==> flow/design.v <==
module cordic_pipelined #(
    parameter MODE                    = 0,      
    parameter STAGES                  = 16,
    parameter CORDIC_WIDTH            = 16,
    parameter CORDIC_INTERNAL_WIDTH   = 20,
    parameter SFIXED_ZERO             = 32'd0,
    parameter SFIXED_PI               = 32'h3243F6A8,
    parameter SFIXED_PI_OVER_2        = 32'h1921FB54,
    parameter SFIXED_TWO_PI           = 32'h6487ED51
)(
    input  wire                                clk,
    input  wire                                rst,
    input  wire                                valid_in,
    input  wire  signed [CORDIC_WIDTH-1:0]      x_in,
    input  wire  signed [CORDIC_WIDTH-1:0]      y_in,
    input  wire  signed [CORDIC_INTERNAL_WIDTH-1:0] z_in,
    output reg                                 valid_out,
    output wire signed [CORDIC_WIDTH-1:0]      x_out,
    output wire signed [CORDIC_WIDTH-1:0]      y_out,
    output wire signed [CORDIC_WIDTH-1:0]      z_out
);
    wire signed [31:0] ANGLES [0:31];
    assign ANGLES[0]  = 32'h0000C90F;
    assign ANGLES[1]  = 32'h000076B1;
    assign ANGLES[2]  = 32'h00003EB6;
    assign ANGLES[3]  = 32'h00001FD5;
    assign ANGLES[4]  = 32'h00000FFA;
	 assign ANGLES[5]  = 32'h000007FF;
    assign ANGLES[6]  = 32'h000003FF;
    assign ANGLES[7]  = 32'h000001FF;
    assign ANGLES[8]  = 32'h000000FF;
    assign ANGLES[9]  = 32'h0000007F;
    assign ANGLES[10] = 32'h0000003F;
    assign ANGLES[11] = 32'h0000001F;
	  assign ANGLES[12] = 32'h0000000F;
    assign ANGLES[13] = 32'h00000007;
    assign ANGLES[14] = 32'h00000003;
    assign ANGLES[15] = 32'h00000001;
    assign ANGLES[16] = 32'h00000000;
    assign ANGLES[17] = 32'h00000000;
    assign ANGLES[18] = 32'h00000000;
	  assign ANGLES[19] = 32'h00000000;
    assign ANGLES[20] = 32'h00000000;
    assign ANGLES[21] = 32'h00000000;
    assign ANGLES[22] = 32'h00000000;
    assign ANGLES[23] = 32'h00000000;
    assign ANGLES[24] = 32'h00000000;
    assign ANGLES[25] = 32'h00000000;
    assign ANGLES[26] = 32'h00000000;
    assign ANGLES[27] = 32'h00000000;
	  assign ANGLES[28] = 32'h00000000;
    assign ANGLES[29] = 32'h00000000;
    assign ANGLES[30] = 32'h00000000;
    assign ANGLES[31] = 32'h00000000;
	  reg signed [CORDIC_INTERNAL_WIDTH-1:0] x_pipe [0:STAGES];
    reg signed [CORDIC_INTERNAL_WIDTH-1:0] y_pipe [0:STAGES];
    reg signed [CORDIC_INTERNAL_WIDTH-1:0] z_pipe [0:STAGES];
    reg [1:0]  quadrant_stages [0:STAGES];
    reg        valid_pipe      [0:STAGES];
    reg signed [CORDIC_INTERNAL_WIDTH-1:0] x_corrected,y_corrected,z_wrapped;
    localparam [31:0] PI_SH         = SFIXED_PI        >> 12;
    localparam [31:0] PI_OVER_2_SH  = SFIXED_PI_OVER_2 >> 12;
    localparam [31:0] TWO_PI_SH     = SFIXED_TWO_PI    >> 12;
    localparam signed [CORDIC_INTERNAL_WIDTH-1:0] Z_ZERO      = 0;
    localparam signed [CORDIC_INTERNAL_WIDTH-1:0] Z_PI        = PI_SH[CORDIC_INTERNAL_WIDTH-1:0];
    localparam signed [CORDIC_INTERNAL_WIDTH-1:0] Z_PI_OVER_2 = PI_OVER_2_SH[CORDIC_INTERNAL_WIDTH-1:0];
    localparam signed [CORDIC_INTERNAL_WIDTH-1:0] Z_TWO_PI    = TWO_PI_SH[CORDIC_INTERNAL_WIDTH-1:0];
    always @(posedge clk) begin
      if (rst) begin
         x_pipe[0] <= 0; y_pipe[0] <= 0; z_pipe[0] <= 0;
         quadrant_stages[0] <= 2'b00;
         valid_pipe[0] <= 0;
      end else begin
         z_wrapped = z_in;
         if (z_wrapped >  Z_PI)   z_wrapped =  z_wrapped-Z_TWO_PI;
         else if (z_wrapped <= -Z_PI) z_wrapped =  z_wrapped+Z_TWO_PI;
         if((z_wrapped>=Z_ZERO)&&(z_wrapped<=Z_PI_OVER_2)) begin
            quadrant_stages[0]<=2'b00;  z_pipe[0]<=z_wrapped;
         end
			else if((z_wrapped>Z_PI_OVER_2)&&((z_wrapped<=Z_PI)||(z_wrapped>= -Z_PI_OVER_2))) begin
            quadrant_stages[0]<=2'b01;  z_pipe[0]<=Z_PI-z_wrapped;
         end
         else if((z_wrapped<Z_ZERO)&&(z_wrapped>=-Z_PI_OVER_2)) begin
            quadrant_stages[0]<=2'b11;  z_pipe[0]<= -z_wrapped;
         end
			else begin
            quadrant_stages[0]<=2'b10;  z_pipe[0]<= -(Z_PI+z_wrapped);
         end
         x_pipe[0] <= {{(CORDIC_INTERNAL_WIDTH-CORDIC_WIDTH){x_in[CORDIC_WIDTH-1]}},x_in};
         y_pipe[0] <= {{(CORDIC_INTERNAL_WIDTH-CORDIC_WIDTH){y_in[CORDIC_WIDTH-1]}},y_in};
         valid_pipe[0] <= valid_in;
      end
   end
   genvar i;
   generate
      for (i=0; i<STAGES; i=i+1) begin : STAGES_GEN
         reg signed [CORDIC_INTERNAL_WIDTH-1:0] angle, dx, dy;
         reg sigma;
         always @(posedge clk) begin
           angle = ANGLES[i];
           sigma = (MODE==0) ? z_pipe[i][CORDIC_INTERNAL_WIDTH-1] : y_pipe[i][CORDIC_INTERNAL_WIDTH-1];
            dx    = (y_pipe[i] >>> i);
            dy    = (x_pipe[i] >>> i);
            if (sigma==0) begin
               x_pipe[i+1] <= x_pipe[i] - dx;
               y_pipe[i+1] <= y_pipe[i] + dy;
               z_pipe[i+1] <= z_pipe[i] - angle;
            end else begin
              x_pipe[i+1] <= x_pipe[i] + dx;
               y_pipe[i+1] <= y_pipe[i] - dy;
               z_pipe[i+1] <= z_pipe[i] + angle;
            end
            valid_pipe[i+1]      <= rst ? 1'b0 : valid_pipe[i];
            quadrant_stages[i+1] <= quadrant_stages[i];
         end
      end
   endgenerate
	 always @(posedge clk) begin
      case(quadrant_stages[STAGES])
         2'b00:  begin x_corrected <=  x_pipe[STAGES]; y_corrected <= y_pipe[STAGES]; end
         2'b11:  begin x_corrected <=  x_pipe[STAGES]; y_corrected <= -y_pipe[STAGES];end
         default:begin x_corrected <= -x_pipe[STAGES]; y_corrected <=  y_pipe[STAGES];end
      endcase
      valid_out <= rst ? 1'b0 : valid_pipe[STAGES];
   end
   assign x_out = x_corrected[CORDIC_WIDTH-1:0];
   assign y_out = y_corrected[CORDIC_WIDTH-1:0];
   assign z_out = z_pipe[STAGES][CORDIC_WIDTH-1:0];
endmodule
module cordic_oscillator #(
    parameter SFIXED_WIDTH = 32,            
    parameter CORDIC_WIDTH = 16,            
    parameter SFIXED_TWO_PI = 32'h6487ED51,          
    parameter SFIXED_ZERO   = 32'd0,
    parameter CORDIC_GAIN   = 16'h26DD           
	 )(
    input  wire                      clk,
    input  wire                      rst,
    input  wire                      ce,
    input  wire signed [SFIXED_WIDTH-1:0] tuning_word,
    output wire signed [CORDIC_WIDTH-1:0] sin_out,
    output wire signed [CORDIC_WIDTH-1:0] cos_out,
    output wire                      valid_out
);
    reg signed [SFIXED_WIDTH-1:0] phase_acc;
    reg signed [SFIXED_WIDTH-1:0] next_phase;
    localparam signed [SFIXED_WIDTH-1:0] TWO_PI_S = SFIXED_TWO_PI;
    always @(posedge clk) begin
        if (rst) begin
            phase_acc <= {SFIXED_WIDTH{1'b0}};
        end
		  else if (ce) begin
            next_phase = phase_acc + tuning_word;
            if (next_phase >= TWO_PI_S)
                phase_acc <= next_phase - TWO_PI_S;
            else if (next_phase < 0)
                phase_acc <= next_phase + TWO_PI_S;
            else
                phase_acc <= next_phase;
        end
    end
    wire signed [CORDIC_WIDTH-1:0] x_fixed  = CORDIC_GAIN;   
    wire signed [CORDIC_WIDTH-1:0] y_fixed  = {CORDIC_WIDTH{1'b0}};
    wire signed [CORDIC_WIDTH-1:0] x_out;
    wire signed [CORDIC_WIDTH-1:0] y_out;
    wire        valid_pipe;
	 cordic_pipelined cordic_inst (
        .clk       (clk),
        .rst       (rst),
        .x_in      (x_fixed),
        .y_in      (y_fixed),
        .z_in      (phase_acc[31:12]),
        .x_out     (x_out),
        .y_out     (y_out),
        .z_out     (),           
        .valid_in  (1'b1),
        .valid_out (valid_pipe)
    );
    assign sin_out   = y_out;
    assign cos_out   = x_out;
    assign valid_out = valid_pipe;
endmodule
Tool chain data of cordic_oscillator

What the tools print for cordic_oscillator, step after step.
Lines are those of the file above, counted from 1.
Operators carry their Yosys type and port widths (W data, S select, Z words).
Cell names lack the library's common part.
A cell with n/a has no value.

Top: cordic_oscillator
Clock port: clk
Cell library: sky130hd
Library corner: tt_025C_1v80

Word level

Counts by Yosys on the flattened word-level netlist (proc, flatten, opt, wreduce). Print and check cells are left out. Cells with the same type and inputs are merged into one.

Bits in registers: 1,076
Input port bits: 35
Output and inout bits: 33
Cells after elaboration: 269

$add $sub $neg: 102
Order comparisons: 10
Equality and inequality tests: 1
Muxes and demuxes: 60
Reductions and logical operators: 8

Operators by type and width:

| cell                   | number |
| $mux W20               | 50 |
| $mux W32               | 2 |
| $mux W16               | 4 |
| $add A20 B14 Y20       | 3 |
| $sub A20 B14 Y20       | 3 |
| $add A20 B10 Y20       | 2 |
| $sub A20 B10 Y20       | 2 |
| $add A20 B11 Y20       | 2 |
| $sub A20 B11 Y20       | 2 |
| $add A20 B12 Y20       | 2 |
| $sub A20 B12 Y20       | 2 |
| $add A20 B13 Y20       | 2 |
| $sub A20 B13 Y20       | 2 |
| $add A20 B15 Y20       | 2 |
| $sub A20 B15 Y20       | 2 |
| $add A20 B16 Y20       | 2 |
| $sub A20 B16 Y20       | 2 |
| $add A20 B17 Y20       | 2 |
| $sub A20 B17 Y20       | 2 |
| $add A20 B18 Y20       | 2 |
| $sub A20 B18 Y20       | 2 |
| $le A20 B19 Y1 const B | 2 |
| $add A20 B6 Y20        | 2 |
| $sub A20 B6 Y20        | 2 |
| $add A20 B7 Y20        | 2 |
| $sub A20 B7 Y20        | 2 |
| $add A20 B8 Y20        | 2 |
| $sub A20 B8 Y20        | 2 |

Other operator kinds: 62; their cells: 73.

Longest topological paths

Yosys ltp: most cells in a row. Word level: on the elaborated netlist, between registers, memories and ports. Mapped: between sequential cells and ports; inverters and the memories' decode and read muxes count.

Word-level depth: 9
ABC_AREA: 0
Gate-level depth with buffers: 18
Depth with buffers taken out: 18

After synthesis

The flow's flattened synthesis, as Yosys stat reports it; memories are mapped. The netlist is that of the ABC_AREA named above (0 if unset); the other value can give another one.

Cells in the netlist: 7,932
Mapped area: 0.0686433 mm^2
Area of sequential cells: 0.0202394 mm^2
Flip-flops: 1,011
Buffers: 135

Cell types:

| type     | number | area in all (um^2) |
| dfxtp_1  | 1,011  | 2.02E+04 |
| ha_1     | 914    | 1.14E+04 |
| xnor2_1  | 704    | 6.17E+03 |
| a21oi_1  | 599    | 3E+03 |
| xor2_1   | 331    | 2,899.03 |
| nor2_1   | 729    | 2.74E+03 |
| o21ai_0  | 445    | 2.23E+03 |
| nor3_1   | 354    | 1.77E+03 |
| a21o_1   | 230    | 1.73E+03 |
| inv_1    | 403    | 1.51E+03 |
| nand2_1  | 390    | 1.46E+03 |
| nor2b_1  | 157    | 982.192 |
| fa_1     | 44     | 880.845 |
| a211oi_1 | 114    | 855.821 |
| nand3_1  | 150    | 750.72 |
| o21bai_1 | 94     | 705.677 |
| a31oi_1  | 112    | 700.672 |
| o21a_1   | 93     | 698.17 |

Not listed: further types 82, cells in them 1058.
The figures by module come from a second, unflattened synthesis with its own total; it is not the netlist above.

Cells (unflattened synthesis): 8,889
Area (unflattened synthesis): 0.0758628 mm^2

Rows give one instance, submodules left out.

By module:

| module            | instances | cells | area (mm^2) | sequential area (mm^2) |
| cordic_pipelined  | 1         | 8,236 | 0.0711282   | 0.0215006 |
| cordic_oscillator | 1         | 653   | 0.0047345   | 0.0006406 |

Worst setup path after synthesis

Path of least setup slack by OpenSTA after synthesis, without wires, with an ideal clock, recovery checks aside; 20% of the period is set as input and as output delay. Where synthesis merged equal registers, the netlist keeps one of their names.

Path kind: input to register
Start point: input port (name not given)
End point: register phase_acc[22]
Period: 5.5 ns
External input delay: 1.100 ns
Setup time: 0.129 ns
Time at the first pin: 1.100 ns
Data arrival time: 4.574 ns
Required time: 5.371 ns
Slack: 0.798 ns
Path delay: 3.603 ns
Stages on the path: 15
Path buffers: 1
Period reached after synthesis: 4.702 ns

"path delay" is the arrival time less input delay plus setup time.
"stages on the path": output pins that drive a net of the path, with the launching flip-flop's if there is one; two outputs of one cell count as two.
"period reached after synthesis" is the clock period less the worst setup slack; recovery checks do not enter. This is arithmetic on one report: input and output delays are still those of the set period (20% each).
The rows between start and end are the longest chain of elaborated cells between them; the timing report does not say that the signal goes this way. Where chains are equally long, one stands for them.
A line is the first line of the expression or statement that the cell stems from. Yosys adds cells for indexed reads and writes and turns some case tables into memories.
A register here has more assigning lines than the two given.

Path through: ha_1 fa_1 a21oi_1 o2111ai_1 and3_1 o211ai_1 a31oi_2 a41oi_1 xnor2_1 or2_2 o311a_1 buf_2 a31oi_1 xor2_1 o21ai_0
Length of the longest elaborated chain: 4
Elaborated cells between the ends (all ways): 7
RTL lines with such cells: 5
Classes of those cells: add/sub: 3; compare: 2; mux: 2

RTL lines, path post-synthesis:

| item             | RTL line | text |
| start, declared  | 140      |  |
| $add A32 B32 Y32 | 153      |  |
| $add A32 B32 Y32 | 157      | `phase_acc <= next_phase + TWO_PI_S;` |
| $mux W32         | 156      | `else if (next_phase < 0)` |
| $mux W32         | 154      | `if (next_phase >= TWO_PI_S)` |
| end, assigned    | 155      | `phase_acc <= next_phase - TWO_PI_S;` |
| end, assigned    | 157      |  |
| end, declared    | 145      | `reg signed [SFIXED_WIDTH-1:0] phase_acc;` |

Path in the finished layout

Path of least setup slack in the final report of run 1 (OpenROAD, finished layout, wires in). Where an end is a register, its clock arrival counts in the times.

Path kind: register to register
Start point: register phase_acc[0]
End point: register phase_acc[29]
Period: 3.83 ns
Setup time: 0.08 ns
Time at the first pin: 0.69 ns
Data arrival time: 4.42 ns
Required time: 4.41 ns
Slack: -0.02 ns
Stages on the path: 19
Path buffers: 4

The rows between start and end are the longest chain of elaborated cells between them; the timing report does not say that the signal goes this way. Where chains are equally long, one stands for them.
A register here has more assigning lines than the two given.

Path through: dfxtp_4 ha_4 fa_2 a21oi_4 o2111ai_4 and3_4 buf_6 o21ai_4 a21oi_2 o311a_1 buf_6 nand4_1 a21oi_4 buf_6 o311a_4 buf_6 o21ai_2 o2111ai_2 o311ai_1
Length of the longest elaborated chain: 4
Elaborated cells between the ends (all ways): 7
RTL lines with such cells: 5
Classes of those cells: add/sub: 3; compare: 2; mux: 2

RTL lines, path after layout:

| item             | RTL line | text |
| start, declared  | 145      | `reg signed [SFIXED_WIDTH-1:0] phase_acc;` |
| start, assigned  | 155      | `phase_acc <= next_phase - TWO_PI_S;` |
| start, assigned  | 157      | `phase_acc <= next_phase + TWO_PI_S;` |
| $add A32 B32 Y32 | 153      |  |
| $add A32 B32 Y32 | 157      |  |
| $mux W32         | 156      | `else if (next_phase < 0)` |
| $mux W32         | 154      | `if (next_phase >= TWO_PI_S)` |
| end, assigned    | 155      |  |
| end, assigned    | 157      |  |
| end, declared    | 145      |  |

Measured results for cordic_oscillator: 3 stored runs of the Yosys and OpenROAD flow on sky130hd. The settings differ; the order carries no meaning. The constraints put input and output delay at 20% of the set period each and load the outputs with 0.01 pF.
"period reached" is the run's clock period less its worst setup slack. It is reckoned from that one timing run; input and output delays stay at 20% of the period that was set.
"time on the worst setup path": the worst setup path's part of the clock period (all of it between registers, 20% less for each end at a port) less its slack. A launch clock that arrives late makes it longer, a capture clock that arrives late makes it shorter.
A setting shown as -- is not set for that run.

| name                                   | run 1                | run 2                | run 3                |
| CAP_MARGIN                             | 40                   | 40                   | 20                   |
| CORE_UTILIZATION                       | 44                   | 41                   | 40                   |
| CTS_CLUSTER_DIAMETER                   | 326                  | 321                  | --                   |
| CTS_CLUSTER_SIZE                       | 74                   | --                   | --                   |
| MIN_ROUTING_LAYER                      | met1                 | --                   | --                   |
| PLACE_DENSITY_LB_ADDON                 | 0.28                 | 0.04                 | --                   |
| TNS_END_PERCENT                        | 60                   | 90                   | --                   |
| period_ns                              | 3.83                 | 3.2                  | 5.5                  |
| CORE_MARGIN                            | 2                    | 2                    | 2                    |
| SLEW_MARGIN                            | 20                   | 25                   | 20                   |
| ABC_AREA                               | --                   | 0                    | --                   |
| CELL_PAD_IN_SITES_DETAIL_PLACEMENT     | --                   | 0                    | --                   |
| GPL_ROUTABILITY_DRIVEN                 | --                   | 1                    | --                   |
| SETUP_SLACK_MARGIN                     | --                   | 0.76                 | --                   |
| area of the synthesized netlist (mm^2) | 0.0686433            | 0.0686433            | 0.0686433            |
| overall die area (mm^2)                | 0.159181             | 0.170714             | 0.174937             |
| std-cell area (final layout) (mm^2)    | 0.0804059            | 0.0998458            | 0.076636             |
| worst-case hold slack (ns)             | 0.341                | 0.318                | 0.325                |
| period reached (ns)                    | 3.845                | 3.775                | 4.926                |
| setup slack of the worst path (ns)     | -0.015               | -0.575               | 0.574                |
| time on the worst setup path (ns)      | 3.85                 | 3.77                 | 4.93                 |
| critical path type                     | register to register | register to register | register to register |
| total negative slack (ns)              | -0.015               | -32.691              | 0.000                |
| utilization after layout               | 0.521                | 0.599                | 0.448                |
